==> flow/design.v <==
module CLBP
#(
    parameter INT_WIDTH     = 9,
    parameter FRAC_WIDTH    = 16
)
(
    input                                       clk,
    input                                       rst,
    input                                       enable,
    output reg  [11:0]                          gray_addr,
    output reg                                  gray_OE,
    input       [7:0]                           gray_data,
    output reg  [11:0]                          lbp_addr,
    output reg                                  lbp_WEN,
    output reg  [7:0]                           lbp_data,
    output reg  [(INT_WIDTH+FRAC_WIDTH)-1:0]    theta,  
    output reg                                  theta_valid,
    input       [(INT_WIDTH+FRAC_WIDTH)-1:0]    cos_data,
    input                                       cos_valid,
    input       [(INT_WIDTH+FRAC_WIDTH)-1:0]    sin_data,
    input                                       sin_valid,
    output reg                                  finish
    );  
    parameter state_bit = 4;
    reg [state_bit-1:0] cur_state;
    reg [state_bit-1:0] next_state;
    localparam [state_bit-1:0] UNENABLE = 4'd0;
    localparam [state_bit-1:0] READY = 4'd1;
    localparam [state_bit-1:0] WAIT_AND_READ = 4'd2;
    localparam [state_bit-1:0] BILINEAR_INTERPOLATION = 4'd3;
    localparam [state_bit-1:0] WRITE = 4'd4;
    localparam [state_bit-1:0] FINISH = 4'd5;
    reg [11:0] addr;
    reg [7:0] center_value;
    reg [3:0] counter;
    reg [2:0] k;
    reg signed [(INT_WIDTH+FRAC_WIDTH)-1:0] rx;
    reg signed [(INT_WIDTH+FRAC_WIDTH)-1:0] ry;
    reg signed [(INT_WIDTH+FRAC_WIDTH)-1:0] x_1;
    reg signed [(INT_WIDTH+FRAC_WIDTH)-1:0] x_2;
    reg signed [(INT_WIDTH+FRAC_WIDTH)-1:0] y_1;
    reg signed [(INT_WIDTH+FRAC_WIDTH)-1:0] y_2;
    reg signed [(INT_WIDTH+FRAC_WIDTH)-1:0] tx;
    reg signed [(INT_WIDTH+FRAC_WIDTH)-1:0] ty;
    reg signed [((INT_WIDTH+FRAC_WIDTH)*2)-1:0] w;  
    reg signed [((INT_WIDTH+FRAC_WIDTH)*2+8)-1:0] neighbor;  
    parameter [(INT_WIDTH+FRAC_WIDTH)-1:0] PI = 25'd205887;
    parameter signed [(INT_WIDTH+FRAC_WIDTH)-1:0] ONE = 25'd65536;
    parameter signed [(INT_WIDTH+FRAC_WIDTH)-1:0] ZERO = 25'd0;
	always @(posedge clk or posedge rst) begin
        if (rst) begin
            cur_state <= UNENABLE;
            addr <= 12'd0;
            gray_addr <= 12'd0;
            gray_OE <= 1'd0;
            lbp_addr <= 12'd0;
            lbp_WEN <= 1'd0;
            lbp_data <= 8'd0;
			theta_valid<= 1'd0;
            finish <= 1'd0;
        end
        else begin
            cur_state <= next_state;
            case (cur_state)
                UNENABLE: begin
                    addr <= 12'd0;
                    gray_addr <= 12'd0;
                    gray_OE <= 1'd0;
                    lbp_addr <= 12'd0;
                    lbp_WEN <= 1'd0;
                    lbp_data <= 8'd0;
                    theta_valid<= 1'd0;
                    finish <= 1'd0;
                end
                READY: begin
                    center_value <= 8'd0;  
                    gray_addr <= addr;
                    gray_OE <= 1'd1;
                    theta <= 25'd0;
                    theta_valid <= 1'd0;
                    lbp_addr <= 12'd0;
                    lbp_WEN <= 1'd0;
                    lbp_data <= 8'd0;
                    counter <= 4'd0;
                    k <= 3'd0;
                end
                WAIT_AND_READ: begin
                    if (counter == 4'd1) begin 
                        counter <= 4'd0;  
						center_value <= gray_data;
                    end
                    else
                        counter <= 4'd1;  
                end
                BILINEAR_INTERPOLATION: begin
                    if (counter == 4'd11)
                        counter <= 4'd0;
                    else
                        counter <= counter + 4'd1;
                    case (counter)
                        4'd0: begin
                            theta_valid <= 1'd1;
                            theta <= ((PI << 1) * k) >>> 3;
                            neighbor <= 58'd0;
                        end
                        4'd2: begin
                            if (cos_data == 25'd65535) 
                                rx <= ONE;
                            else if (cos_data == -25'd65535) 
                                rx <= -ONE;
                            else 
                                rx <= cos_data;
                            if (sin_data == 25'd65535) 
                                ry <= ONE;
                            else if (sin_data == -25'd65535)
                                ry <= -ONE;
                            else 
                                ry <= sin_data;
                        end
                        4'd3: begin
                            rx <= rx * 3'd3;  
                            ry <= -(ry * 3'd3);  
                        end
                        4'd4: begin
                            x_1 <= {rx[24:16], 16'd0};
                            x_2 <= (rx[15:0]) ? {rx[24:16] + 9'd1, 16'd0} : rx;
                            y_1 <= {ry[24:16], 16'd0};
                            y_2 <= (ry[15:0]) ? {ry[24:16] + 9'd1, 16'd0} : ry;
                        end
                        4'd5: begin
                            if (x_1[24] == 1'd0 && y_1[24] == 1'd0) begin
                                gray_addr <= addr + {y_1[21:16], x_1[21:16]};
                            end
                            else if (x_1[24] == 1'd1 && y_1[24] == 1'd0) begin
                                gray_addr <= addr + {y_1[21:16], 6'd0} - {4'd0, (~x_1[23:16]+8'd1)};
                            end
                            else if (x_1[24] == 1'd0 && y_1[24] == 1'd1) begin
                                gray_addr <= addr - {(~y_1[23:16]+8'd1) << 6} + {6'd0, x_1[21:16]};
                            end
                            else begin
                                gray_addr <= addr - {(~y_1[23:16]+8'd1) << 6} - {4'd0, (~x_1[23:16]+8'd1)};
                            end
                            tx <= rx - x_1;
                            ty <= ry - y_1;
                        end
                        4'd6: begin
                            if (x_1[24] == 1'd0 && y_2[24] == 1'd0) begin
                                gray_addr <= addr + {y_2[21:16], x_1[21:16]};
                            end
                            else if (x_1[24] == 1'd1 && y_2[24] == 1'd0) begin
                                gray_addr <= addr + {y_2[21:16], 6'd0} - {4'd0, (~x_1[23:16]+8'd1)};
                            end
                            else if (x_1[24] == 1'd0 && y_2[24] == 1'd1) begin
                                gray_addr <= addr - {(~y_2[23:16]+8'd1) << 6} + {6'd0, x_1[21:16]};
                            end
                            else begin
                                gray_addr <= addr - {(~y_2[23:16]+8'd1) << 6} - {4'd0, (~x_1[23:16]+8'd1)};
                            end
                            w <= {25'd0, (ONE - tx)} * {25'd0, (ONE - ty)};
                        end
                        4'd7: begin
                            if (x_2[24] == 1'd0 && y_1[24] == 1'd0) begin
                                gray_addr <= addr + {y_1[21:16], x_2[21:16]};
                            end
                            else if (x_2[24] == 1'd1 && y_1[24] == 1'd0) begin
                                gray_addr <= addr + {y_1[21:16], 6'd0} - {4'd0, (~x_2[23:16]+8'd1)};
                            end
                            else if (x_2[24] == 1'd0 && y_1[24] == 1'd1) begin
                                gray_addr <= addr - {(~y_1[23:16]+8'd1) << 6} + {6'd0, x_2[21:16]};
                            end
                            else begin
                                gray_addr <= addr - {(~y_1[23:16]+8'd1) << 6} - {4'd0, (~x_2[23:16]+8'd1)};
                            end
                            neighbor <= neighbor + gray_data * w[40:16];
                            w <= {25'd0, tx} * {25'd0, (ONE - ty)};
                        end
                        4'd8: begin
                            if (x_2[24] == 1'd0 && y_2[24] == 1'd0) begin
                                gray_addr <= addr + {y_2[21:16], x_2[21:16]};
                            end
                            else if (x_2[24] == 1'd1 && y_2[24] == 1'd0) begin
                                gray_addr <= addr + {y_2[21:16], 6'd0} - {4'd0, (~x_2[23:16]+8'd1)};
                            end
                            else if (x_2[24] == 1'd0 && y_2[24] == 1'd1) begin
                                gray_addr <= addr - {(~y_2[23:16]+8'd1) << 6} + {6'd0, x_2[21:16]};
                            end
                            else begin
                                gray_addr <= addr - {(~y_2[23:16]+8'd1) << 6} - {4'd0, (~x_2[23:16]+8'd1)};
                            end
                            neighbor <= neighbor + gray_data * w[40:16];
                            w <= {25'd0, (ONE - tx)} * {25'd0, ty};
                        end
                        4'd9: begin
                            neighbor <= neighbor + gray_data * w[40:16];
                            w <= {25'd0, tx} * {25'd0, ty};
                        end
                        4'd10: begin
                            neighbor <= neighbor + gray_data * w[40:16]; 
                        end
                        4'd11: begin
                            if (neighbor[15]) begin
                                if ((neighbor[23:16]+8'd1) >= center_value)
                                    lbp_data[k] <= 1'd1;
                            end
                            else begin
                                if (neighbor[23:16] >= center_value)
                                    lbp_data[k] <= 1'd1;
                            end
                            if (k < 3'd7) begin
                                k <= k + 3'd1;
                            end
						end
						default: begin
						end
                    endcase
                end
                WRITE: begin
                    if (k == 3'd0) begin
                        lbp_WEN <= 1'd1;
                        lbp_data <= 8'd0;
                        lbp_addr <= addr;
                    end
                    else begin
                        lbp_WEN <= 1'd1;
                        lbp_addr <= addr;
                    end
                    addr <= addr + 12'd1;
                end
                FINISH: begin
                    finish <= 1'd1;
                end
            endcase
        end
    end
    always @(*) begin
        case (cur_state)
            UNENABLE: begin
                if (enable) 
                    next_state = READY;
                else
                    next_state = UNENABLE;
            end
            READY: begin
                if (addr[11:6] == 6'd0  || addr[11:6] == 6'd1  || addr[11:6] == 6'd2 ||
                        addr[5:0] == 6'd0   || addr[5:0] == 6'd1   || addr[5:0] == 6'd2  || 
                        addr[5:0] == 6'd61  || addr[5:0] == 6'd62  || addr[5:0] == 6'd63 || 
                        addr[11:6] == 6'd61 || addr[11:6] == 6'd62 || addr[11:6] == 6'd63) begin
                    next_state = WRITE;
                end
                else begin
                    next_state = WAIT_AND_READ;
                end
            end
            WAIT_AND_READ: begin
                if (counter == 4'd1)
                    next_state = BILINEAR_INTERPOLATION;
                else
                    next_state = WAIT_AND_READ;
            end
            BILINEAR_INTERPOLATION: begin
                if (k == 3'd7 && counter == 4'd11)
                    next_state = WRITE;
                else
                    next_state = BILINEAR_INTERPOLATION;
            end
            WRITE: begin
                if (addr == 12'd4095) begin
                    next_state = FINISH;
                end 
                else begin
                    next_state = READY;
                end
            end
            FINISH: begin
                next_state = UNENABLE;
            end
            default: begin
                next_state = UNENABLE;
            end
        endcase
    end
endmodule
module HCU(
    input               clk,
    input               rst,
    input               mode,
    input               enable,
    input   [3:0]       gridX,
    input   [3:0]       gridY,
    output  reg         lbp_ren,
    output  reg [11:0]  lbp_addr,
    input       [7:0]   lbp_rdata,
    output  reg         hist_wen_train,
    output  reg [7:0]   hist_wdata_train,
    output  reg [20:0]  hist_addr_train, 
    output  reg         hist_ren_train,
    input   [7:0]       hist_rdata_train,
    output  reg         hist_wen_predict,
    output  reg [7:0]   hist_wdata_predict,
    output  reg [13:0]  hist_addr_predict,
    output  reg         hist_ren_predict,
    input   [7:0]       hist_rdata_predict,
    output  reg         done
    );
	parameter state_bit = 4;
    reg [state_bit-1:0] cur_state;
    reg [state_bit-1:0] next_state;
    localparam [state_bit-1:0] UNENABLE = 4'd0;
    localparam [state_bit-1:0] INITIAL_HIST = 4'd1;
    localparam [state_bit-1:0] INITIAL_HIST_ADDR = 4'd2;
    localparam [state_bit-1:0] INITIAL_HIST_END = 4'd3;
    localparam [state_bit-1:0] SEND_LBP_ADDR = 4'd4;
    localparam [state_bit-1:0] WAIT_LBP_DATA = 4'd5;
    localparam [state_bit-1:0] SEND_HIST_ADDR = 4'd6;
    localparam [state_bit-1:0] WAIT_HIST_DATA = 4'd7;
    localparam [state_bit-1:0] WRITE_HIST_DATA = 4'd8;
    localparam [state_bit-1:0] NEXT_ADDR = 4'd9;
    reg [11:0] lbp_addr_counter; 
    reg [20:0] hist_addr_counter; 
    always @(posedge clk or posedge rst) begin
        if (rst) begin
            cur_state <= UNENABLE;
            lbp_ren <= 1'd0;
            lbp_addr <= 12'd0;
            hist_wen_train <= 1'd0;
            hist_wdata_train <= 8'd0;
            hist_addr_train <= 21'd0;
            hist_ren_train <= 1'd0;
            hist_wen_predict <= 1'd0;
            hist_wdata_predict <= 8'd0;
            hist_addr_predict <= 14'd0;
            hist_ren_predict <= 1'd0;
            lbp_addr_counter <= 12'd0;
            hist_addr_counter <= 21'd0;
			done <= 1'd0;
        end
        else begin
            cur_state <= next_state;
            case (cur_state)
                UNENABLE: begin
                    lbp_ren <= 1'd0;
                    lbp_addr <= 12'd0;
                    done <= 1'd0;
                    if (mode) begin
                        hist_addr_counter <= 21'd0;
                        hist_addr_predict <= hist_addr_counter;
                    end
                    else begin
                        hist_addr_train <= hist_addr_counter;
                    end
                end
                INITIAL_HIST: begin
                    if (mode) begin
                        hist_wen_predict <= 1'd1;
                        hist_wdata_predict <= 8'd0;
                    end
                    else begin
                        hist_wen_train <= 1'd1;
                        hist_wdata_train <= 8'd0;
                    end
                end
                INITIAL_HIST_ADDR: begin
                    if (mode) begin
                        hist_addr_predict <= hist_addr_predict + 14'd1;
                    end
                    else begin
                        hist_addr_train <= hist_addr_train + 21'd1;
                    end
                end
                INITIAL_HIST_END: begin
                    if (mode) begin
                        hist_wen_predict <= 1'd0;
                    end
                    else begin
                        hist_wen_train <= 1'd0;
                    end
                end
                SEND_LBP_ADDR: begin
                    lbp_ren <= 1'd1;
                end
                SEND_HIST_ADDR: begin
                    lbp_ren <= 1'd0;
                    if (mode) begin
                        hist_addr_predict <= hist_addr_counter[13:0] + {6'd0, lbp_rdata}; 
                    end
                    else begin
                        hist_addr_train <= hist_addr_counter + {13'd0, lbp_rdata}; 
                    end
                end
                WAIT_HIST_DATA: begin
                    if (mode) begin
                        hist_ren_predict <= 1'd1;
                    end
                    else begin
                        hist_ren_train <= 1'd1;
                    end
                end
                WRITE_HIST_DATA: begin
                    if (mode) begin
                        hist_ren_predict <= 1'd0;
                        hist_wen_predict <= 1'd1;
                        hist_wdata_predict <= hist_rdata_predict + 8'd1;
                    end
                    else begin
                        hist_ren_train <= 1'd0;
                        hist_wen_train <= 1'd1;
                        hist_wdata_train <= hist_rdata_train + 8'd1;
                    end
                end
                NEXT_ADDR: begin
                    if (mode) begin
                        hist_wen_predict <= 1'd0; 
                    end
                    else begin
                        hist_wen_train <= 1'd0; 
                    end
                    if (lbp_addr == 12'd4095) begin 
                        lbp_addr <= lbp_addr + 12'd1;
                        lbp_addr_counter <= lbp_addr + 12'd1;
                        hist_addr_counter <= hist_addr_counter + 21'd256; 
                        done <= 1'd1;
                    end
                    else if (lbp_addr[8:0] == 9'd511) begin 
                        lbp_addr <= lbp_addr + 12'd1;
                        lbp_addr_counter <= lbp_addr + 12'd1;
                        hist_addr_counter <= hist_addr_counter + 21'd256; 
                    end
                    else if (lbp_addr[8:0] == lbp_addr_counter[8:0] + 9'd455) begin 
                        lbp_addr <= lbp_addr_counter + 12'd8;
                        lbp_addr_counter <= lbp_addr_counter + 12'd8;
                        hist_addr_counter <= hist_addr_counter + 21'd256; 
                    end
                    else if (lbp_addr[2:0] == lbp_addr_counter[2:0] + 3'd7) begin 
                        lbp_addr <= lbp_addr + 12'd57;
                    end
                    else begin 
                        lbp_addr <= lbp_addr + 12'd1;
                    end
                end
                default: ;
            endcase
        end
    end
    always @(*) begin
        case (cur_state)
            UNENABLE: begin
                if (enable) 
                    next_state = INITIAL_HIST;
                else
                    next_state = UNENABLE;
            end
            INITIAL_HIST: begin
                if (mode) begin
                    if (hist_addr_predict == 14'd16383) begin
                        next_state = INITIAL_HIST_END;
                    end
                    else begin
                        next_state = INITIAL_HIST_ADDR;
                    end
                end
                else begin
                    if (hist_addr_train == hist_addr_counter + 21'd16383) begin
                        next_state = INITIAL_HIST_END;
                    end
                    else begin
                        next_state = INITIAL_HIST_ADDR;
                    end
                end
            end
            INITIAL_HIST_ADDR: begin
                next_state = INITIAL_HIST;
            end
            INITIAL_HIST_END: begin
                next_state = SEND_LBP_ADDR;
            end
            SEND_LBP_ADDR: begin
                next_state = SEND_HIST_ADDR;
            end
            SEND_HIST_ADDR: begin
                next_state = WAIT_HIST_DATA;
            end
            WAIT_HIST_DATA: begin
                next_state = WRITE_HIST_DATA;
            end
            WRITE_HIST_DATA: begin
                next_state = NEXT_ADDR;
            end
            NEXT_ADDR: begin
                if (lbp_addr == 12'd4095) begin 
                    next_state = UNENABLE;
                end
                else begin
                    next_state = SEND_LBP_ADDR;
                end
            end
            default: begin
                next_state = UNENABLE;
            end
        endcase
    end
endmodule
module DCU(
    input               clk,
    input               rst,
    input               enable,
    input   [20:0]      hist_addr_offset,
    output  reg [20:0]  hist_addr_train,
    output  reg         hist_ren_train,
    input   [7:0]       hist_rdata_train, 
    output  reg [13:0]  hist_addr_predict,
    output  reg         hist_ren_predict,
    input   [7:0]       hist_rdata_predict, 
    output  reg [17:0]  distance, 
    output  reg         valid
);
    parameter state_bit = 3;
    reg [state_bit-1:0] cur_state;
    reg [state_bit-1:0] next_state;
    localparam [state_bit-1:0] UNENABLE = 3'd0;
    localparam [state_bit-1:0] INITIAL_HIST_ADDR = 3'd1;
    localparam [state_bit-1:0] WAIT_HIST_DATA = 3'd2;
    localparam [state_bit-1:0] CAL_DISTANCE = 3'd3;
    localparam [state_bit-1:0] FINISH = 3'd4;
    always @(posedge clk or posedge rst) begin
        if (rst) begin
            cur_state <= UNENABLE;
            hist_addr_train <= 21'd0;
            hist_ren_train <= 1'd0;
            hist_addr_predict <= 14'd0;
            hist_ren_predict <= 1'd0;
            distance <= 18'd0;
            valid <= 1'd0;
        end
        else begin
            cur_state <= next_state;
            case (cur_state)
                UNENABLE: begin
                    hist_addr_train <= 21'd0; 
                    hist_ren_train <= 1'd0;
                    hist_addr_predict <= 14'd0;
                    hist_ren_predict <= 1'd0;
                    distance <= 18'd0;
                    valid <= 1'd0;
                end
                INITIAL_HIST_ADDR: begin 
                    hist_addr_train <= hist_addr_offset;
                end
                WAIT_HIST_DATA: begin
                    hist_ren_train <= 1'd1;
                    hist_ren_predict <= 1'd1;
                end
                CAL_DISTANCE: begin
                    hist_addr_train <= hist_addr_train + 21'd1;
                    hist_ren_train <= 1'd0;
                    hist_addr_predict <= hist_addr_predict + 14'd1;
                    hist_ren_predict <= 1'd0;
                    distance <= distance + ((hist_rdata_predict - hist_rdata_train) * (hist_rdata_predict - hist_rdata_train));
                end
                FINISH: begin
                    valid <= 1'd1;
                end
                default: ;
            endcase
        end
    end
    always @(*) begin
        case (cur_state)
            UNENABLE: begin
                if (enable) begin
                    next_state = INITIAL_HIST_ADDR;
                end
                else begin
                    next_state = UNENABLE;
                end
            end
            INITIAL_HIST_ADDR: begin
                next_state = WAIT_HIST_DATA;
            end
            WAIT_HIST_DATA: begin 
                next_state = CAL_DISTANCE;
            end
            CAL_DISTANCE: begin
                if (hist_addr_predict == 14'd16383) begin
                    next_state = FINISH;
                end
                else begin
                    next_state = WAIT_HIST_DATA;
                end
            end
            FINISH: begin
                next_state = UNENABLE;
            end
            default: begin
                next_state = UNENABLE;
            end
        endcase
    end
endmodule   
module Comparator(
    input                   clk,
    input                   rst,
    input                   enable,
    input   [7:0]           histcount,
    input                   dcu_valid,
    input   [17:0]          distance,
    input   [4:0]           id,
    output  reg             id_ren,
    output  reg [7:0]       id_counter, 
    output  reg             dcu_enable,
    output  reg [4:0]       label,
    output  reg [17:0]      minDistance,
    output  reg [20:0]      hist_addr_offset,
    output  reg             done
);
    parameter state_bit = 3;
    reg [state_bit-1:0] cur_state;
    reg [state_bit-1:0] next_state;
    localparam [state_bit-1:0] UNENABLE = 3'd0;
    localparam [state_bit-1:0] DCU_ENABLE = 3'd1;
    localparam [state_bit-1:0] DCU_PROC = 3'd2;
    always @(posedge clk or posedge rst) begin
        if (rst) begin
            cur_state <= UNENABLE;
            id_ren <= 1'd0;
            id_counter <= 8'd0;
            label <= 5'd0;
            minDistance <= 18'd0;
            hist_addr_offset <= 21'd0;
            done <= 1'd0;
        end
        else begin
            cur_state <= next_state;
            case (cur_state)
                UNENABLE: begin
                    id_ren <= 1'd0;
                    id_counter <= 8'd0;
                    minDistance <= 18'd262143; 
                    hist_addr_offset <= 21'd0;
                    done <= 1'd0;
                end
                DCU_ENABLE: begin
                    hist_addr_offset <= {id_counter[6:0], 14'd0}; 
                    id_ren <= 1'd1;
                end
                DCU_PROC: begin
                    if (dcu_valid) begin
                        if (distance < minDistance) begin
                            minDistance <= distance; 
                            label <= id;
                        end
                        if (id_counter + 8'd1 == histcount) begin
                            done <= 1'd1;
                        end
                        id_ren <= 1'd0;
                        id_counter <= id_counter + 8'd1;
                    end
                end
                default: ;
            endcase
        end
    end
    always @(*) begin
        case (cur_state)
            UNENABLE: begin
                if (enable) begin
                    next_state = DCU_ENABLE;
                end
                else begin
                    next_state = UNENABLE;
                end
            end
            DCU_ENABLE: begin
                next_state = DCU_PROC;
            end
            DCU_PROC: begin
                if (dcu_valid) begin
                    if (id_counter + 8'd1 == histcount) begin
                        next_state = UNENABLE;
                    end
                    else begin
                        next_state = DCU_ENABLE;
                    end
                end
                else begin
                    next_state = DCU_PROC;
                end
            end
            default: next_state = UNENABLE;
        endcase
    end
    always @(*) begin
        case (cur_state)
            DCU_ENABLE: dcu_enable = 1'd1;
            default: dcu_enable = 1'd0;
        endcase
    end
endmodule
module Controller(
    input               clk,
    input               rst,
    input               mode,
    input               enable,
    input               valid,
    input   [4:0]       id,
    output  reg [7:0]   id_addr,
    output  reg [4:0]   id_wdata,
    output  reg         id_wen,
	output	reg			lbp_enable,
	input   			lbp_finish,
	output  reg			ram_clbp,
    input   [3:0]       gridX_i,     
    input   [3:0]       gridY_i,        
    output  reg         hcu_enable,
    output  reg [3:0]   gridX_o,
    output  reg [3:0]   gridY_o,  
    input               hcu_finish,      
    input               comparator_finish,
    output  reg         comparator_enable,
    output  reg         ram_comp
);
    parameter state_bit = 3;
    reg [state_bit-1:0] cur_state;
    reg [state_bit-1:0] next_state;
    localparam [state_bit-1:0] UNENABLE = 3'd0;
    localparam [state_bit-1:0] CLBP_ENABLE = 3'd1;
    localparam [state_bit-1:0] CLBP_PROC = 3'd2;
    localparam [state_bit-1:0] HCU_TRAIN_ENABLE = 3'd3;
    localparam [state_bit-1:0] HCU_TRAIN_PROC = 3'd4;
    localparam [state_bit-1:0] WAIT_ID_VALID = 3'd5;
    localparam [state_bit-1:0] COMPARATOR_ENABLE = 3'd6;
    localparam [state_bit-1:0] COMPARATOR_PROC = 3'd7;
    always @(posedge clk or posedge rst) begin
        if (rst) begin
            cur_state <= UNENABLE;
            gridX_o <= 4'd0; 
            gridY_o <= 4'd0; 
            id_addr <= 8'd0;
            id_wdata <= 5'd0;
            id_wen <= 1'd0;
        end
        else begin
            cur_state <= next_state;
            case (cur_state)
                UNENABLE: begin
                    gridX_o <= 4'd8; 
                    gridY_o <= 4'd8; 
                    id_wdata <= id; 
                end
                CLBP_ENABLE: begin
                    if (mode == 1'd0) begin
                        id_wen <= 1'd1;
                    end
                end
                CLBP_PROC: begin
                    if (mode == 1'd0) begin
                        id_wen <= 1'd0;
                    end
                end
                HCU_TRAIN_ENABLE: begin
                    if (mode == 1'd0) begin
                        id_addr <= id_addr + 8'd1;
                    end
                end
                HCU_TRAIN_PROC: begin
                end
                WAIT_ID_VALID: begin
                    id_wdata <= id; 
                end
                COMPARATOR_ENABLE: begin
                end
                COMPARATOR_PROC: begin
                end
                default: ;
            endcase
        end
    end
    always @(*) begin
        case (cur_state)
            UNENABLE: begin
                if (enable) begin
                    next_state = CLBP_ENABLE;
                end
                else begin
                    next_state = UNENABLE;
                end
            end
            CLBP_ENABLE: begin
				next_state = CLBP_PROC;
            end
            CLBP_PROC: begin
                if (lbp_finish) begin
                    next_state = HCU_TRAIN_ENABLE;
                end
                else begin
                    next_state = CLBP_PROC;
                end
            end
            HCU_TRAIN_ENABLE: begin
                next_state = HCU_TRAIN_PROC;
            end
            HCU_TRAIN_PROC: begin
                if (hcu_finish) begin
                    next_state = WAIT_ID_VALID;
                end
                else begin
                    next_state = HCU_TRAIN_PROC;
                end
            end
            WAIT_ID_VALID: begin
                if (mode) begin
                    next_state = COMPARATOR_ENABLE;
                end
                else begin
                    next_state = CLBP_ENABLE;
                end
            end
            COMPARATOR_ENABLE: begin
                next_state = COMPARATOR_PROC;
            end
            COMPARATOR_PROC: begin
                if (comparator_finish) begin
                    next_state = CLBP_ENABLE;
                end
                else begin
                    next_state = COMPARATOR_PROC;
                end
            end
            default: next_state = UNENABLE;
        endcase
    end
    always @(*) begin
        case (cur_state)
            CLBP_ENABLE: begin
                lbp_enable = 1'd1;
            end
            default: begin
                lbp_enable = 1'd0;
            end
        endcase
    end
    always @(*) begin
        case (cur_state)
            HCU_TRAIN_ENABLE, HCU_TRAIN_PROC: ram_clbp = 1'd1;
            default: ram_clbp = 1'd0;
        endcase
    end
    always @(*) begin
        case (cur_state)
            HCU_TRAIN_ENABLE: hcu_enable = 1'd1;
            default: hcu_enable = 1'd0;
        endcase
    end
    always @(*) begin
        case (cur_state)
            COMPARATOR_ENABLE: comparator_enable = 1'd1;
            default: comparator_enable = 1'd0;
        endcase
    end
    always @(*) begin
        case (cur_state)
            COMPARATOR_ENABLE, COMPARATOR_PROC: ram_comp = 1'd1;
            default: ram_comp = 1'd0;
        endcase
    end
endmodule
module top(
    input           clk,
    input           rst,
    input           enable,
    input           mode,
    input           valid, 
    input   [4:0]   id,
    input   [3:0]   gridX,
    input   [3:0]   gridY,
	output 	[11:0]	gray_addr,
	output			gray_ren,
	input	[7:0]	gray_rdata,
    output  [11:0]  lbp_addr,
    output          lbp_wen,
	output			lbp_ren,
    input   [7:0]   lbp_rdata,
	output	[7:0] 	lbp_wdata,
	output	[24:0]	theta,
	output			theta_valid,
	input	[24:0]	cos_data,
	input			cos_valid,
	input	[24:0]	sin_data,
	input			sin_valid,
	output			lbp_finish,
    output  [7:0]   id_addr,
    output  [4:0]   id_wdata,
    output          id_wen,
    output          id_ren,
    input   [4:0]   id_rdata,
    output  [20:0]  hist_addr_train,
    output  [7:0]   hist_wdata_train,
    output          hist_wen_train,
    output          hist_ren_train,
    input   [7:0]   hist_rdata_train,
    output  [13:0]  hist_addr_predict,
    output  [7:0]   hist_wdata_predict,
    output          hist_wen_predict,
    output          hist_ren_predict,
    input   [7:0]   hist_rdata_predict,  
    output          hcu_finish,
    output          done,
    output  [4:0]   label,
    output  [17:0]  minDistance
);
    wire clbp_enable;
    wire [11:0] clbp_lbp_addr;
    wire clbp_lbp_wen;
    wire [7:0] clbp_lbp_wdata;
    wire hcu_enable;
    wire hcu_lbp_ren;
    wire [11:0] hcu_lbp_addr;
    wire [20:0] hcu_hist_addr_train;
    wire hcu_hist_ren_train;
    wire [13:0] hcu_hist_addr_predict;
    wire hcu_hist_ren_predict;
    wire [3:0] gridX_o;
    wire [3:0] gridY_o;
    wire dcu_enable;
    wire [20:0] dcu_hist_addr_train;
    wire dcu_hist_ren_train;
    wire [13:0] dcu_hist_addr_predict;
    wire dcu_hist_ren_predict;
    wire comparator_finish;
    wire comparator_enable;
    wire ram_comp;
    wire ram_clbp;
    wire [7:0] controller_id_addr;
    wire [7:0] comparator_id_addr;
    wire [20:0] hist_addr_offset;
    wire [17:0] distance;
    wire dcu_valid;
    CLBP M1(.clk(clk), .rst(rst), .enable(clbp_enable), 
            .gray_addr(gray_addr), .gray_OE(gray_ren), .gray_data(gray_rdata),
            .lbp_addr(clbp_lbp_addr), .lbp_WEN(clbp_lbp_wen), .lbp_data(clbp_lbp_wdata), 
            .theta(theta), .theta_valid(theta_valid),
            .cos_data(cos_data), .cos_valid(cos_valid), .sin_data(sin_data), .sin_valid(sin_valid),
            .finish(lbp_finish));
    HCU M2(.clk(clk), .rst(rst), .mode(mode), .enable(hcu_enable), .gridX(gridX_o), .gridY(gridY_o), 
           .lbp_ren(hcu_lbp_ren), .lbp_addr(hcu_lbp_addr), .lbp_rdata(lbp_rdata), 
           .hist_wen_train(hist_wen_train), .hist_wdata_train(hist_wdata_train), .hist_addr_train(hcu_hist_addr_train), .hist_ren_train(hcu_hist_ren_train), .hist_rdata_train(hist_rdata_train),
           .hist_wen_predict(hist_wen_predict), .hist_wdata_predict(hist_wdata_predict), .hist_addr_predict(hcu_hist_addr_predict), .hist_ren_predict(hcu_hist_ren_predict), .hist_rdata_predict(hist_rdata_predict),
           .done(hcu_finish));
    Controller M3(.clk(clk), .rst(rst), .mode(mode), .enable(enable), .valid(valid),
                  .id(id), .id_addr(controller_id_addr), .id_wdata(id_wdata), .id_wen(id_wen),
                  .lbp_enable(clbp_enable), .lbp_finish(lbp_finish), .ram_clbp(ram_clbp),
                  .gridX_i(gridX), .gridY_i(gridY), .hcu_enable(hcu_enable), .gridX_o(gridX_o), .gridY_o(gridY_o), .hcu_finish(hcu_finish),      
                  .comparator_finish(done), .comparator_enable(comparator_enable), .ram_comp(ram_comp));
    DCU M4(.clk(clk), .rst(rst), .enable(dcu_enable), .hist_addr_offset(hist_addr_offset),
           .hist_addr_train(dcu_hist_addr_train), .hist_ren_train(dcu_hist_ren_train), .hist_rdata_train(hist_rdata_train),
           .hist_addr_predict(dcu_hist_addr_predict), .hist_ren_predict(dcu_hist_ren_predict), .hist_rdata_predict(hist_rdata_predict), 
           .distance(distance), .valid(dcu_valid));
    Comparator M5(.clk(clk), .rst(rst), .enable(comparator_enable),
                  .histcount(controller_id_addr), .dcu_valid(dcu_valid), .distance(distance),
                  .id(id_rdata), .id_ren(id_ren), .id_counter(comparator_id_addr), 
                  .dcu_enable(dcu_enable), .label(label), .minDistance(minDistance), .hist_addr_offset(hist_addr_offset), .done(done));
    assign lbp_addr = (ram_clbp) ? hcu_lbp_addr : clbp_lbp_addr;
    assign lbp_wen = (ram_clbp) ? 1'd0 : clbp_lbp_wen;
    assign lbp_wdata = (ram_clbp) ? 8'd0 : clbp_lbp_wdata;
    assign lbp_ren = (ram_clbp) ? hcu_lbp_ren : 1'd0;
    assign hist_addr_train = (ram_comp) ? dcu_hist_addr_train : hcu_hist_addr_train;
    assign hist_ren_train = (ram_comp) ? dcu_hist_ren_train : hcu_hist_ren_train;
    assign hist_addr_predict = (ram_comp) ? dcu_hist_addr_predict : hcu_hist_addr_predict;
    assign hist_ren_predict = (ram_comp) ? dcu_hist_ren_predict : hcu_hist_ren_predict;
    assign id_addr = (ram_comp) ? comparator_id_addr : controller_id_addr;
endmodule
# Step by step through the tools: top
# Tool output for the design above before and after an edit, in the order of the flow.
# "orig" refers to lines of the RTL above, "edited" to lines of the edited file.
# "change" is "edited" less "orig", of the values as shown.
# Operators carry their Yosys type and port widths (W data, S select, Z words).
# Cell names lack the library's common part.
# A cell with -- has no value.
[inputs]
top = "top"
clk_port = "clk"
library = "sky130hd"
pvt_corner = "tt_025C_1v80"

# Diff
# The edit as a unified diff against the file above.
# This change comes from a script, not from a designer. The edited design behaves differently; no optimisation was intended.
# begin of diff
@@ -619,15 +619,6 @@
     localparam [state_bit-1:0] DCU_ENABLE = 3'd1;
     localparam [state_bit-1:0] DCU_PROC = 3'd2;
-    always @(posedge clk or posedge rst) begin
-        if (rst) begin
-            cur_state <= UNENABLE;
-            id_ren <= 1'd0;
-            id_counter <= 8'd0;
-            label <= 5'd0;
-            minDistance <= 18'd0;
-            hist_addr_offset <= 21'd0;
-            done <= 1'd0;
-        end
-        else begin
+    always @(posedge clk) begin
+        begin
             cur_state <= next_state;
             case (cur_state)
# end of diff

# Elaborated design
# Source: Yosys, flattened and elaborated, memories not mapped. Widths are those after wreduce. Registers that Yosys merges into a memory's read port (data or address) are not register bits. Print and check cells do not count.
[classes]
columns = ["element", "orig", "edited", "change"]
rows = [
  ["addsub", 56, 56, 0],
  ["n_mul", 9, 9, 0],
  ["div_mod_pow", 0, 0, 0],
  ["n_cmp", 4, 4, 0],
  ["n_eq", 92, 92, 0],
  ["shifts", 1, 1, 0],
  ["muxes", 142, 142, 0],
  ["logic", 13, 13, 0],
  ["n_reduce_logical", 102, 102, 0],
]
[op_table]
columns = ["cell", "orig", "edited", "change"]
rows = [
  ["$mux W1", 31, 31, 0],
  ["$mux W12", 20, 20, 0],
  ["$reduce_bool A2 Y1", 19, 19, 0],
  ["$ne A2 B2 Y1 const B", 18, 18, 0],
  ["$reduce_and A3 Y1", 18, 18, 0],
  ["$pmux W1 S2", 14, 14, 0],
  ["$logic_and A1 B1 Y1", 13, 13, 0],
  ["$mux W8", 13, 13, 0],
  ["$logic_or A1 B1 Y1", 11, 11, 0],
  ["$mux W3", 10, 10, 0],
  ["$sub A12 B8 Y12", 10, 10, 0],
  ["$eq A4 B3 Y1 const B", 9, 9, 0],
  ["$ne A2 B1 Y1 const B", 9, 9, 0],
  ["$mux W21", 8, 8, 0],
  ["$reduce_and A2 Y1", 8, 8, 0],
  ["$reduce_or A2 Y1", 8, 8, 0],
  ["$add A8 B1 Y8 const B", 7, 7, 0],
  ["$mux W25", 7, 7, 0],
  ["$reduce_bool A3 Y1", 7, 7, 0],
  ["$add A12 B12 Y12", 6, 6, 0],
  ["$eq A3 B3 Y1 const B", 6, 6, 0],
  ["$eq A4 B2 Y1 const B", 6, 6, 0],
  ["$eq A4 B4 Y1 const B", 6, 6, 0],
  ["$eq A6 B6 Y1 const B", 6, 6, 0],
  ["$not A1 Y1", 6, 6, 0],
  ["$eq A3 B2 Y1 const B", 5, 5, 0],
  ["$add A12 B6 Y12", 4, 4, 0],
  ["$logic_not A3 Y1", 4, 4, 0],
]
# The list need not be complete.
[word_totals]
columns = ["element", "orig", "edited", "change"]
rows = [
  ["reg_bits", 565, 565, 0],
  ["latch_bits", 0, 0, 0],
  ["ram_bits", 0, 0, 0],
  ["rom_bits", 0, 0, 0],
  ["clocked_rd_ports_x_width", 0, 0, 0],
  ["memories", 0, 0, 0],
  ["inputBits", 107, 107, 0],
  ["out_inout_bits", 157, 157, 0],
  ["wordCells", 473, 473, 0],
]

# Logic depth
# Yosys ltp: most cells in a row. Word level: on the elaborated netlist, between registers, memories and ports. Mapped: between sequential cells and ports; inverters and the memories' decode and read muxes count.
[depth]
columns = ["element", "orig", "edited", "change"]
rows = [
  ["ltp_word", 14, 14, 0],
  ["ABC_AREA", "0", "0", "--"],
  ["ltp_mapped", 37, 40, 3],
  ["ltp_nobuf", 34, 36, 2],
]

# After synthesis
# Source: synth_stat.txt of the flow (Yosys; design flattened, memories mapped). It holds for the ABC_AREA given above (unset counts as 0); a run with the other value may have another netlist.
[synth_totals]
columns = ["element", "orig", "edited", "change"]
rows = [
  ["stdcells", 12666, 12582, -84],
  ["yosys_area_um2", 112530.4, 112121.3, -409.1],
  ["seqArea_um2", 13369.1, 13563.0, 193.9],
  ["flip_flops", 492, 492, 0],
]
[by_type]
columns = ["type", "orig", "edited", "change"]
rows = [
  ["dfrtp_1", 277, 235, -42],
  ["edfxtp_1", 210, 251, 41],
  ["nor2_1", 434, 473, 39],
  ["nand2_1", 2069, 2032, -37],
  ["and2_1", 761, 741, -20],
  ["nor2b_1", 50, 70, 20],
  ["o221a_2", 19, 0, -19],
  ["and3_1", 71, 55, -16],
  ["inv_1", 2551, 2538, -13],
  ["clkbuf_1", 613, 601, -12],
  ["o21a_1", 28, 40, 12],
  ["a211o_1", 17, 5, -12],
  ["xnor2_1", 418, 407, -11],
  ["a21oi_1", 344, 335, -9],
  ["a21o_1", 143, 134, -9],
  ["xor2_1", 223, 231, 8],
  ["nand4_1", 61, 53, -8],
  ["a31oi_1", 35, 27, -8],
]
# The list need not be complete.
# By module: a second synthesis without flattening, with its own total; a netlist apart from the flattened one above.
[hier_totals]
columns = ["element", "orig", "edited", "change"]
rows = [
  ["cells_unflattened", 12691, 12722, 31],
  ["hier_area_um2", 113545.1, 113417.5, -127.6],
]
# Rows give one instance, submodules left out.
[by_module_orig]
columns = ["module", "instances", "n_cells", "mod_area_um2", "mod_seq_area_um2"]
rows = [
  ["CLBP", 1, 10744, 95683.0, 7658.6],
  ["HCU", 1, 846, 7156.9, 2578.7],
  ["DCU", 1, 704, 6296.0, 1502.7],
  ["Comparator", 1, 246, 2499.9, 1077.3],
  ["top", 1, 74, 958.4, 0.0],
  ["Controller", 1, 77, 950.9, 576.8],
]
[by_module_edited]
columns = ["module", "instances", "n_cells", "mod_area_um2", "mod_seq_area_um2"]
rows = [
  ["CLBP", 1, 10817, 95745.6, 7658.6],
  ["HCU", 1, 849, 7121.8, 2578.7],
  ["DCU", 1, 704, 6296.0, 1502.7],
  ["Comparator", 1, 201, 2344.7, 1241.2],
  ["top", 1, 74, 958.4, 0.0],
  ["Controller", 1, 77, 950.9, 576.8],
]

# Timing after synthesis
# OpenSTA on the mapped netlist: ideal clock, no wires. The path of least setup slack (recovery checks aside). Input and output delay are each 20% of the period. Register names are those of the netlist, which keeps one name where synthesis merged equal registers.
[synth_timing]
columns = ["element", "orig", "edited", "change"]
rows = [
  ["path_kind", "input to register", "register to register", "--"],
  ["start", "in rst", "reg M1.ty[0]", "--"],
  ["end", "reg M1.neighbor[0]", "reg M1.w[38]", "--"],
  ["clock_period_ns", 12.0, 12.0, 0.0],
  ["input_delay_ns", 2.400, "--", "--"],
  ["t_arrival_ns", 10.054, 9.437, -0.617],
  ["required_time_ns", 11.587, 11.730, 0.143],
  ["path_slack_ns", 1.533, 2.293, 0.760],
  ["path_delay_ns", 8.067, 9.707, 1.640],
  ["stages", 3, 35, 32],
  ["n_path_buf", 0, 4, 4],
  ["synth_period_reached_ns", 10.467, 9.707, -0.760],
]
# "path_delay_ns" = arrival - input delay + setup time.
# "stages" counts driving pins, that of a launching flip-flop among them; a cell with two outputs on the path counts twice.
# "synth_period_reached_ns" = period - worst setup slack (recovery checks aside). The figure is calculated, with input and output delays left at 20% of the set period.
# The rows between start and end are the longest chain of elaborated cells between them; the timing report does not say that the signal goes this way. Where chains are equally long, one stands for them.
# A line is the first line of the expression or statement that the cell stems from. Yosys adds cells for indexed reads and writes and turns some case tables into memories.
# A register here has more assigning lines than the two given.
[synth_between_orig]
path_cell_list = "inv_1 > nand2_1 > a21oi_1"
elab_chain_cells = 2
[synth_rtl_orig]
columns = ["element", "line", "rtl"]
rows = [
  ["start, declared", 868, "input           rst,"],
  ["$not A1 Y1", "--", ""],
  ["$reduce_and A3 Y1", "--", ""],
  ["end, assigned", 174, "neighbor <= neighbor + gray_data * w[40:16];"],
  ["end, assigned", 190, "neighbor <= neighbor + gray_data * w[40:16];"],
  ["end, declared", 46, "reg signed [((INT_WIDTH+FRAC_WIDTH)*2+8)-1:0] neighbor;"],
]
[synth_between_edited]
path_cell_list = "edfxtp_1 > clkbuf_1 > inv_1 > clkbuf_1 > ha_1 > or4b_1 > or3_1 > buf_2 > or4_1 > xor2_1 > clkbuf_1 > nand2_1 > fa_1 > inv_1 > fa_1 > fa_1 > inv_1 > fa_1 > fa_1 > inv_1 > fa_1 > fa_1 > ha_1 > a21o_1 > a211o_1 > a2111oi_0 > a21oi_1 > a31o_2 > a21o_1 > a41o_1 > a31oi_1 > o21bai_1 > xor2_1 > a22oi_1 > o211ai_1"
elab_chain_cells = 3
[synth_rtl_edited]
columns = ["element", "line", "rtl"]
rows = [
  ["start, declared", 44, "reg signed [(INT_WIDTH+FRAC_WIDTH)-1:0] ty;"],
  ["start, assigned", 144, "ty <= ry - y_1;"],
  ["$sub A18 B25 Y25", 175, "w <= {25'd0, tx} * {25'd0, (ONE - ty)};"],
  ["$mul A25 B25 Y41", 175, ""],
  ["$pmux W41 S4", 100, "case (counter)"],
  ["end, assigned", 159, "w <= {25'd0, (ONE - tx)} * {25'd0, (ONE - ty)};"],
  ["end, assigned", 175, ""],
  ["end, declared", 45, "reg signed [((INT_WIDTH+FRAC_WIDTH)*2)-1:0] w;"],
]

# Worst path after layout
# Path of least setup slack in the final report of the runs of pair A (OpenROAD, finished layout, wires in). Where an end is a register, its clock arrival counts in the times.
[layout_timing]
columns = ["element", "orig", "edited", "change"]
rows = [
  ["path_kind", "register to register", "register to register", "--"],
  ["start", "reg M1.ty[1]", "reg M1.ty[3]", "--"],
  ["end", "reg M1.w[30]", "reg M1.w[38]", "--"],
  ["clock_period_ns", 10.9, 10.9, 0.0],
  ["t_arrival_ns", 10.75, 10.87, 0.12],
  ["required_time_ns", 11.25, 11.25, 0.00],
  ["path_slack_ns", 0.50, 0.39, -0.11],
  ["stages", 30, 30, 0],
  ["n_path_buf", 2, 1, -1],
]
# The rows between start and end are the longest chain of elaborated cells between them; the timing report does not say that the signal goes this way. Where chains are equally long, one stands for them.
# A register here has more assigning lines than the two given.
[layout_between_orig]
path_cell_list = "edfxtp_1 > inv_1 > ha_1 > or4b_4 > nor2_1 > xnor2_4 > buf_4 > buf_4 > nand2_1 > fa_1 > inv_1 > fa_1 > fa_1 > fa_1 > fa_1 > fa_1 > fa_1 > ha_1 > and3_1 > o2111ai_1 > a2bb2oi_1 > o211ai_1 > and2_1 > a41oi_1 > o21bai_1 > a31o_2 > a21oi_1 > xnor2_1 > a221oi_1 > o21ai_0"
elab_chain_cells = 3
[layout_rtl_orig]
columns = ["element", "line", "rtl"]
rows = [
  ["start, declared", 44, "reg signed [(INT_WIDTH+FRAC_WIDTH)-1:0] ty;"],
  ["start, assigned", 144, "ty <= ry - y_1;"],
  ["$sub A18 B25 Y25", 175, "w <= {25'd0, tx} * {25'd0, (ONE - ty)};"],
  ["$mul A25 B25 Y41", 175, ""],
  ["$pmux W41 S4", 100, "case (counter)"],
  ["end, assigned", 159, "w <= {25'd0, (ONE - tx)} * {25'd0, (ONE - ty)};"],
  ["end, assigned", 175, ""],
  ["end, declared", 45, "reg signed [((INT_WIDTH+FRAC_WIDTH)*2)-1:0] w;"],
]
[layout_between_edited]
path_cell_list = "edfxtp_1 > nor4_1 > nand2_1 > or3_1 > xor2_4 > buf_12 > nand2_1 > fa_1 > fa_1 > inv_1 > fa_1 > fa_1 > inv_1 > fa_1 > inv_1 > fa_1 > fa_1 > ha_1 > nand4_1 > nor3_1 > o311ai_0 > a21oi_1 > a31o_2 > a21o_1 > a41o_1 > a31oi_1 > o21bai_1 > xor2_1 > a22oi_1 > o211ai_1"
elab_chain_cells = 3
[layout_rtl_edited]
columns = ["element", "line", "rtl"]
rows = [
  ["start, declared", 44, "reg signed [(INT_WIDTH+FRAC_WIDTH)-1:0] ty;"],
  ["start, assigned", 144, "ty <= ry - y_1;"],
  ["$sub A18 B25 Y25", 175, "w <= {25'd0, tx} * {25'd0, (ONE - ty)};"],
  ["$mul A25 B25 Y41", 175, ""],
  ["$pmux W41 S4", 100, "case (counter)"],
  ["end, assigned", 159, "w <= {25'd0, (ONE - tx)} * {25'd0, (ONE - ty)};"],
  ["end, assigned", 175, ""],
  ["end, declared", 45, "reg signed [((INT_WIDTH+FRAC_WIDTH)*2)-1:0] w;"],
]

# Measured runs
# Runs of the flow (Yosys, OpenROAD) on both versions; the two runs of a pair have the same settings. The constraints put input and output delay at 20% of the set period each and load the outputs with 0.01 pF.
[flow_settings_pair_A]
period_ns = 10.9
CAP_MARGIN = 20
CORE_MARGIN = 2
CORE_UTILIZATION = 40
SLEW_MARGIN = 20
[measured_pair_A]
columns = ["element", "orig", "edited", "change"]
rows = [
  ["synthArea_um2", 112530.4, 112121.3, -409.1],
  ["die_footprint_um2", 285583.0, 284553.0, -1030.0],
  ["layout_stdcell_area_um2", 121974.0, 121837.0, -137.0],
  ["finalUtil_frac", 0.436, 0.436, 0.000],
  ["ws_setup_ns", 0.501, 0.387, -0.114],
  ["total_negative_slack_ns", 0.000, 0.000, 0.000],
  ["power.total_uw", 11255, 10325, -930],
  ["achieved_period_ns", 10.399, 10.513, 0.114],
]
[flow_settings_pair_B]
ABC_AREA = 1
CAP_MARGIN = 5
CORE_ASPECT_RATIO = 1.58
CORE_MARGIN = 9
CORE_UTILIZATION = 37
CTS_CLUSTER_DIAMETER = 196
CTS_CLUSTER_SIZE = 24
MAX_ROUTING_LAYER = "met5"
PLACE_DENSITY_LB_ADDON = 0.18
SETUP_SLACK_MARGIN = 0.68
TNS_END_PERCENT = 35
period_ns = 6.69
SLEW_MARGIN = 20
[measured_pair_B]
columns = ["element", "orig", "edited", "change"]
rows = [
  ["synthArea_um2", 116935.9, 117032.2, 96.3],
  ["die_footprint_um2", 337137.0, 337406.0, 269.0],
  ["layout_stdcell_area_um2", 141439.0, 141165.0, -274.0],
  ["finalUtil_frac", 0.449, 0.448, -0.001],
  ["ws_setup_ns", -1.026, -1.074, -0.048],
  ["total_negative_slack_ns", -22.305, -22.821, -0.516],
  ["power.total_uw", 21344, 21154, -190],
  ["achieved_period_ns", 7.716, 7.764, 0.048],
]
# By "achieved_period_ns" is meant the clock period of the run minus its worst setup slack. This is arithmetic on one report: input and output delays are still those of the set period (20% each).
# "power.total_uw" is the tool's figure for a default switching activity; nothing was simulated.
